==> flow/design.v <==
module single_stage_mult(clock, reset, 
                         product_in,  mplier_in,  mcand_in,  bmask_in,  inst_valid_in, dest_reg_in, NPC_in,
                         br_rec_en_1, br_rec_en_2, br_marker_1, br_marker_2, br_mispre_1, br_mispre_2,
                         product_out, mplier_out, mcand_out, bmask_out, inst_valid_out, dest_reg_out, NPC_out);
  input clock, reset, inst_valid_in;
  input [3:0]  bmask_in;
  input [63:0] product_in, mplier_in, mcand_in;
  input [5:0] dest_reg_in;
  input [63:0] NPC_in;
  input br_rec_en_1, br_rec_en_2;
  input [2:0] br_marker_1, br_marker_2;
  input br_mispre_1, br_mispre_2;
  output reg inst_valid_out;
  output reg [3:0]  bmask_out;
  output reg [63:0] mplier_out, mcand_out;
  output reg [5:0] dest_reg_out;
  output reg [63:0] NPC_out;
  output wire [63:0] product_out;
  reg  [63:0] prod_in_reg, partial_prod_reg;
  wire [63:0] partial_product, next_mplier, next_mcand;
  assign product_out = prod_in_reg + partial_prod_reg;
  assign partial_product = mplier_in[15:0] * mcand_in;
  assign next_mplier = {16'b0,mplier_in[63:16]};
  assign next_mcand = {mcand_in[47:0],16'b0};
  always @(posedge clock)
  begin
    prod_in_reg      <= product_in;
    partial_prod_reg <= partial_product;
    mplier_out       <= next_mplier;
    mcand_out        <= next_mcand;
  end
  reg next_inst_valid_out;
  reg [3:0] next_bmask_out;
  always@(*) begin
    next_inst_valid_out = inst_valid_in;
    next_bmask_out       = bmask_in;
    if( br_rec_en_1 & br_mispre_1 & bmask_in[br_marker_1] ) next_inst_valid_out = 0;
    else if( br_rec_en_2 & br_mispre_2 & bmask_in[br_marker_2] ) next_inst_valid_out = 0;
    if( br_rec_en_1 ) next_bmask_out[br_marker_1] = 0;
    if( br_rec_en_2 ) next_bmask_out[br_marker_2] = 0;
  end
  always@(posedge clock)
  begin
    if(reset) begin
      inst_valid_out <= 1'b0;
      bmask_out      <= 0;
      NPC_out        <= 0;
      dest_reg_out   <= 6'd31;
    end
    else begin
      inst_valid_out <= next_inst_valid_out;
      bmask_out      <= next_bmask_out;
      NPC_out        <= NPC_in;
      dest_reg_out   <= dest_reg_in;
    end
  end
endmodule
module eight_stage_mult(clock, reset,
                        mplier, mcand, bmask_in, inst_valid_in, dest_reg_in, NPC_in,
                        br_rec_en_1, br_rec_en_2, br_marker_1, br_marker_2, br_mispre_1, br_mispre_2,
                        bmask_out, product, inst_valid_out, dest_reg_out, NPC_out);
  input clock, reset, inst_valid_in;
  input [5:0] dest_reg_in;
  input [63:0] NPC_in;
  input [3:0]  bmask_in;
  input [63:0] mcand, mplier;
  input br_rec_en_1, br_rec_en_2;
  input [2:0] br_marker_1, br_marker_2;
  input br_mispre_1, br_mispre_2;
  output [3:0]  bmask_out;
  output [63:0] product;
  output inst_valid_out;
  output [5:0] dest_reg_out;
  output [63:0] NPC_out;
  wire [63:0] mcand_out, mplier_out;
  wire [(3*4) -1:0] internal_bmask;
  wire [(3*6) -1:0] internal_dest_reg;
  wire [(3*64)-1:0] internal_products, internal_mcands, internal_mpliers, internal_NPC;
  wire [(3*1)- 1:0] internal_inst_valid_outs;
  single_stage_mult mstage [3:0] 
    (.clock(clock),
     .reset(reset),
     .product_in({internal_products,64'h0}),
     .mplier_in({internal_mpliers,mplier}),
     .mcand_in({internal_mcands,mcand}),
     .bmask_in({internal_bmask, bmask_in}),
     .inst_valid_in({internal_inst_valid_outs,inst_valid_in}),
     .dest_reg_in({internal_dest_reg, dest_reg_in}),
     .NPC_in({internal_NPC, NPC_in}),
     .br_rec_en_1(br_rec_en_1),
     .br_rec_en_2(br_rec_en_2),
     .br_marker_1(br_marker_1),
     .br_marker_2(br_marker_2),
     .br_mispre_1(br_mispre_1),
     .br_mispre_2(br_mispre_2),
     .product_out({product,internal_products}),
     .mplier_out({mplier_out,internal_mpliers}),
     .mcand_out({mcand_out,internal_mcands}),
     .bmask_out({bmask_out, internal_bmask}),
     .inst_valid_out({inst_valid_out,internal_inst_valid_outs}),
     .dest_reg_out({dest_reg_out, internal_dest_reg}),
     .NPC_out({NPC_out, internal_NPC})
    );
endmodule
# Tool chain data of eight_stage_mult
# Module eight_stage_mult before and after one edit of its RTL, step after step.
# Lines under "before" count in the file above, lines under "after" in the edited file.
# "diff" is "after" less "before", of the values as shown; "rel_change_pct" is that difference over "before", in percent.
# Library cell names are shortened.
inputs:
  design: "eight_stage_mult"
  clk_port: "clock"
  library: "sky130hd"
  pvt_corner: "tt_025C_1v80"

# The edit
# Unified diff, file above to edited file.
# The edit is scripted: it alters the design's behaviour and was not made to optimise anything.
# begin of diff
@@ -45,5 +45,4 @@
       inst_valid_out <= 1'b0;
       bmask_out      <= 0;
-      NPC_out        <= 0;
       dest_reg_out   <= 6'd31;
     end
@@ -51,8 +50,8 @@
       inst_valid_out <= next_inst_valid_out;
       bmask_out      <= next_bmask_out;
-      NPC_out        <= NPC_in;
       dest_reg_out   <= dest_reg_in;
     end
   end
+  always @(*) NPC_out = NPC_in;
 endmodule
 module eight_stage_mult(clock, reset,
# end of diff

# After elaboration
# Yosys after proc, flatten, opt, wreduce and memory -nomap, before mapping. Enables and synchronous resets that opt folds into registers are not counted as muxes. Memory bits, and registers merged into a memory's read port (data or address), are not among the register bits. Print and check cells are not counted. Equal cells are merged and count once.
word_totals:
  columns: ["item", "before", "after", "diff", "rel_change_pct"]
  rows:
  - ["inputBits", 215, 215, 0, 0.00]
  - ["reg_bits", 844, 588, -256, -30.33]
  - ["output_inout_bits", 139, 139, 0, 0.00]
  - ["elab_cells", 90, 86, -4, -4.44]
classes:
  columns: ["item", "before", "after", "diff", "rel_change_pct"]
  rows:
  - ["mul", 4, 4, 0, 0.00]
  - ["reduce_and_logical", 4, 4, 0, 0.00]
  - ["n_mux", 8, 8, 0, 0.00]
  - ["n_logic", 28, 28, 0, 0.00]
  - ["n_shift", 12, 12, 0, 0.00]
  - ["n_addsub", 5, 5, 0, 0.00]
# Operator kinds equal on both sides are left out: 14.

# Depth
# Depth = most cells in a row (Yosys ltp): at word level without a register or memory, in the mapped netlist without a sequential cell, where the memories' decode and read muxes count.
logic_depth:
  columns: ["item", "before", "after", "diff", "rel_change_pct"]
  rows:
  - ["depth_word", 9, 9, 0, 0.00]
  - ["ABC_AREA", "0", "0", null, null]
  - ["mapped_depth", 27, 26, -1, -3.70]
  - ["ltp_nobuf", 25, 24, -1, -4.00]

# Netlist
# Yosys stat after the flow's synthesis: flattened, memories mapped to cells. It holds for the ABC_AREA given above (unset counts as 0); a run with the other value may have another netlist.
synth_totals:
  columns: ["item", "before", "after", "diff", "rel_change_pct"]
  rows:
  - ["stdcells", 9018, 8574, -444, -4.92]
  - ["area_um2", 84775.1, 78774.3, -6000.8, -7.08]
  - ["ff_cells", 844, 588, -256, -30.33]
  - ["seq_area_um2", 16896.2, 11771.3, -5124.9, -30.33]
types:
  columns: ["type", "before", "after", "diff", "rel_change_pct"]
  rows:
  - ["nor2b_1", 296, 34, -262, -88.51]
  - ["dfxtp_1", 844, 588, -256, -30.33]
  - ["buf_4", 48, 112, 64, 133.33]
  - ["clkbuf_1", 398, 368, -30, -7.54]
  - ["and2_1", 658, 683, 25, 3.80]
  - ["a21o_1", 102, 122, 20, 19.61]
  - ["o21ai_1", 28, 9, -19, -67.86]
  - ["nand2_1", 1542, 1526, -16, -1.04]
  - ["o21ai_0", 74, 84, 10, 13.51]
  - ["nor2_1", 133, 125, -8, -6.02]
  - ["o21a_1", 32, 40, 8, 25.00]
  - ["nand4_1", 30, 22, -8, -26.67]
  - ["a21oi_1", 195, 202, 7, 3.59]
  - ["and3_1", 15, 21, 6, 40.00]
  - ["o21bai_1", 33, 28, -5, -15.15]
  - ["xnor2_1", 248, 244, -4, -1.61]
  - ["xor2_1", 91, 87, -4, -4.40]
  - ["a211oi_1", 18, 22, 4, 22.22]
# Cell types equal on both sides are left out: 20.
# Not every row of either side is listed.
# The figures by module come from a second, unflattened synthesis with its own total; it is not the netlist above.
unflattened:
  columns: ["item", "before", "after", "diff", "rel_change_pct"]
  rows:
  - ["cells_unflattened", 16393, 16377, -16, -0.10]
  - ["hier_area_um2", 149482.1, 146354.1, -3128.0, -2.09]
# Rows give one instance, submodules left out.
by_module_before:
  columns: ["mod", "cells", "n_inst", "mod_area_um2"]
  rows:
  - ["single_stage_mult", 4098, 4, 37369.6]
  - ["eight_stage_mult", 1, 1, 3.8]
by_module_after:
  columns: ["mod", "cells", "n_inst", "mod_area_um2"]
  rows:
  - ["single_stage_mult", 4094, 4, 36587.6]
  - ["eight_stage_mult", 1, 1, 3.8]

# Path before layout
# OpenSTA on the mapped netlist: ideal clock, no wires. The path of least setup slack (recovery checks aside). Input and output delay are each 20% of the period. Register names are those of the netlist, which keeps one name where synthesis merged equal registers.
synth_path:
  columns: ["item", "before", "after", "diff", "rel_change_pct"]
  rows:
  - ["kind", "input to register", "input to register", null, null]
  - ["start", "input port mplier[7]", "input port mplier[8]", null, null]
  - ["end", "register mstage[0].partial_prod_reg[63]", "register mstage[0].partial_prod_reg[36]", null, null]
  - ["tclk_ns", 9.0, 9.0, 0.0, 0.00]
  - ["path_stages", 26, 25, -1, -3.85]
  - ["path_slack_ns", 0.799, 1.160, 0.361, null]
  - ["arrival_ns", 8.083, 7.767, -0.316, -3.91]
  - ["path_buffers", 2, 2, 0, 0.00]
  - ["path_delay_ns", 6.401, 6.039, -0.362, -5.66]
  - ["setup_ns", 0.118, 0.072, -0.046, null]
  - ["synth_period_reached_ns", 8.201, 7.84, -0.361, -4.40]
# "path_delay_ns" is the arrival time less input delay plus setup time.
# "path_stages" counts driving pins, that of a launching flip-flop among them; a cell with two outputs on the path counts twice.
# "synth_period_reached_ns" = period - worst setup slack (recovery checks aside). The figure is calculated, with input and output delays left at 20% of the set period.
# Between the ends stands the longest chain of elaborated cells between them, by number of cells; it is not shown to be the way that was timed. Of several equally long chains one is given.
# A line is the first line of the expression or statement that the cell stems from. Yosys adds cells for indexed reads and writes and turns some case tables into memories.
synth_between_before:
  cell_sequence: "clkbuf_1 > clkbuf_1 > nand2_1 > fa_1 > inv_1 > fa_1 > inv_1 > fa_1 > inv_1 > fa_1 > fa_1 > inv_1 > fa_1 > inv_1 > ha_1 > a211oi_1 > nor2_1 > o41a_1 > nor4_2 > a21oi_1 > o21a_1 > a311oi_2 > o31a_1 > o21ai_1 > a21oi_2 > xnor2_1"
  elab_chain_cells: 1
  cells_between: 1
  lines_between: 1
  cone_classes: "1 x mul"
synth_rtl_before:
  columns: ["item", "line_no", "text"]
  rows:
  - ["start: declaration", 66, "input [63:0] mcand, mplier;"]
  - ["16-bit by 64-bit multiplier with 64-bit output", 22, null]
  - ["end: assignment", 28, null]
  - ["end: declaration", 19, "reg  [63:0] prod_in_reg, partial_prod_reg;"]
synth_between_after:
  cell_sequence: "clkbuf_1 > clkbuf_1 > nand2_1 > fa_1 > inv_1 > fa_1 > inv_1 > fa_1 > inv_1 > fa_1 > fa_1 > inv_1 > fa_1 > inv_1 > ha_1 > a21o_1 > a21oi_1 > o221a_2 > nand4_1 > a31oi_1 > o31ai_1 > a211o_1 > a21o_1 > a311oi_1 > xnor2_1"
  elab_chain_cells: 1
  cells_between: 1
  lines_between: 1
  cone_classes: "1 x mul"
synth_rtl_after:
  columns: ["item", "line_no", "text"]
  rows:
  - ["start: declaration", 65, "input [63:0] mcand, mplier;"]
  - ["16-bit by 64-bit multiplier with 64-bit output", 22, null]
  - ["end: assignment", 28, null]
  - ["end: declaration", 19, "reg  [63:0] prod_in_reg, partial_prod_reg;"]

# Path in the finished layout
# Path of least setup slack in the final report of each run of set A (OpenROAD, finished layout, wires in). Where an end is a register, its clock arrival counts in the times.
layout_path:
  columns: ["item", "before", "after", "diff", "rel_change_pct"]
  rows:
  - ["kind", "input to register", "input to register", null, null]
  - ["start", "input port mcand[18]", "input port mcand[26]", null, null]
  - ["end", "register mstage[0].partial_prod_reg[62]", "register mstage[0].partial_prod_reg[60]", null, null]
  - ["path_buffers", 6, 3, -3, -50.00]
  - ["arrival_ns", 9.06, 8.98, -0.08, -0.88]
  - ["path_stages", 27, 24, -3, -11.11]
  - ["tclk_ns", 9.0, 9.0, 0.0, 0.00]
  - ["path_slack_ns", 0.63, 0.58, -0.05, null]
  - ["setup_ns", 0.07, 0.11, 0.04, null]
# Between the ends stands the longest chain of elaborated cells between them, by number of cells; it is not shown to be the way that was timed. Of several equally long chains one is given.
layout_between_before:
  cell_sequence: "clkdlybuf4s50_1 > buf_4 > nand2_1 > fa_1 > inv_1 > fa_1 > fa_1 > fa_1 > fa_1 > inv_1 > fa_1 > inv_1 > ha_1 > nand4_1 > or2_1 > nor3_1 > buf_4 > o211ai_1 > buf_4 > nor4b_1 > buf_4 > o21a_1 > nor3_1 > buf_4 > nor2_1 > o21ai_1 > xor2_1"
  elab_chain_cells: 1
  cells_between: 1
  lines_between: 1
  cone_classes: "1 x mul"
layout_rtl_before:
  columns: ["item", "line_no", "text"]
  rows:
  - ["start: declaration", 66, "input [63:0] mcand, mplier;"]
  - ["16-bit by 64-bit multiplier with 64-bit output", 22, null]
  - ["end: assignment", 28, null]
  - ["end: declaration", 19, "reg  [63:0] prod_in_reg, partial_prod_reg;"]
layout_between_after:
  cell_sequence: "clkdlybuf4s50_1 > buf_4 > nand2_1 > fa_1 > fa_1 > fa_1 > inv_1 > fa_1 > fa_1 > inv_1 > fa_1 > inv_1 > ha_1 > a21oi_1 > o21ai_0 > a211oi_1 > or2_2 > a31oi_1 > o211ai_1 > buf_4 > o31ai_2 > a221o_1 > a21oi_1 > xnor2_1"
  elab_chain_cells: 1
  cells_between: 1
  lines_between: 1
  cone_classes: "1 x mul"
layout_rtl_after:
  columns: ["item", "line_no", "text"]
  rows:
  - ["start: declaration", 65, "input [63:0] mcand, mplier;"]
  - ["16-bit by 64-bit multiplier with 64-bit output", 22, null]
  - ["end: assignment", 28, null]
  - ["end: declaration", 19, "reg  [63:0] prod_in_reg, partial_prod_reg;"]

# Flow runs
# Runs of the flow (Yosys, OpenROAD) on both versions; the two runs of a pair have the same settings. The constraints put input and output delay at 20% of the set period each and load the outputs with 0.01 pF.
settings_set_A:
  CORE_UTILIZATION: 40
  PLACE_DENSITY: 0.6
  period_ns: 9.0
  CAP_MARGIN: 20
  CORE_MARGIN: 2
  SLEW_MARGIN: 20
measured_set_A:
  columns: ["item", "before", "after", "diff", "rel_change_pct"]
  rows:
  - ["fin_ws_ns", 0.626, 0.576, -0.050, null]
  - ["synth_area_um2", 84775.1, 78774.3, -6000.8, -7.08]
  - ["die_um2", 215635.0, 200502.0, -15133.0, -7.02]
  - ["fin_tns_ns", 0.000, 0.000, 0.000, null]
  - ["post_route_util_pct", 45.5, 44.1, -1.4, null]
  - ["achievedPeriod_ns", 8.374, 8.424, 0.050, 0.60]
  - ["final_hold_ws_ns", 0.292, 0.315, 0.023, null]
settings_set_B:
  CAP_MARGIN: 5
  CELL_PAD_IN_SITES_DETAIL_PLACEMENT: 1
  CELL_PAD_IN_SITES_GLOBAL_PLACEMENT: 3
  CORE_MARGIN: 9
  CORE_UTILIZATION: 29
  CTS_CLUSTER_DIAMETER: 187
  CTS_CLUSTER_SIZE: 86
  GPL_TIMING_DRIVEN: 1
  PLACE_DENSITY_LB_ADDON: 0.21
  SETUP_SLACK_MARGIN: 0.06
  SLEW_MARGIN: 40
  TNS_END_PERCENT: 55
  period_ns: 4.91
measured_set_B:
  columns: ["item", "before", "after", "diff", "rel_change_pct"]
  rows:
  - ["fin_ws_ns", -1.835, -1.667, 0.168, null]
  - ["synth_area_um2", 84775.1, 78774.3, -6000.8, -7.08]
  - ["die_um2", 312118.0, 290720.0, -21398.0, -6.86]
  - ["fin_tns_ns", -114.872, -121.599, -6.727, null]
  - ["post_route_util_pct", 37.5, 37.5, 0.0, null]
  - ["achievedPeriod_ns", 6.745, 6.577, -0.168, -2.49]
  - ["final_hold_ws_ns", 0.244, 0.291, 0.047, null]
# "achievedPeriod_ns" = clock period - worst setup slack. The figure is calculated, with input and output delays left at 20% of the set period.
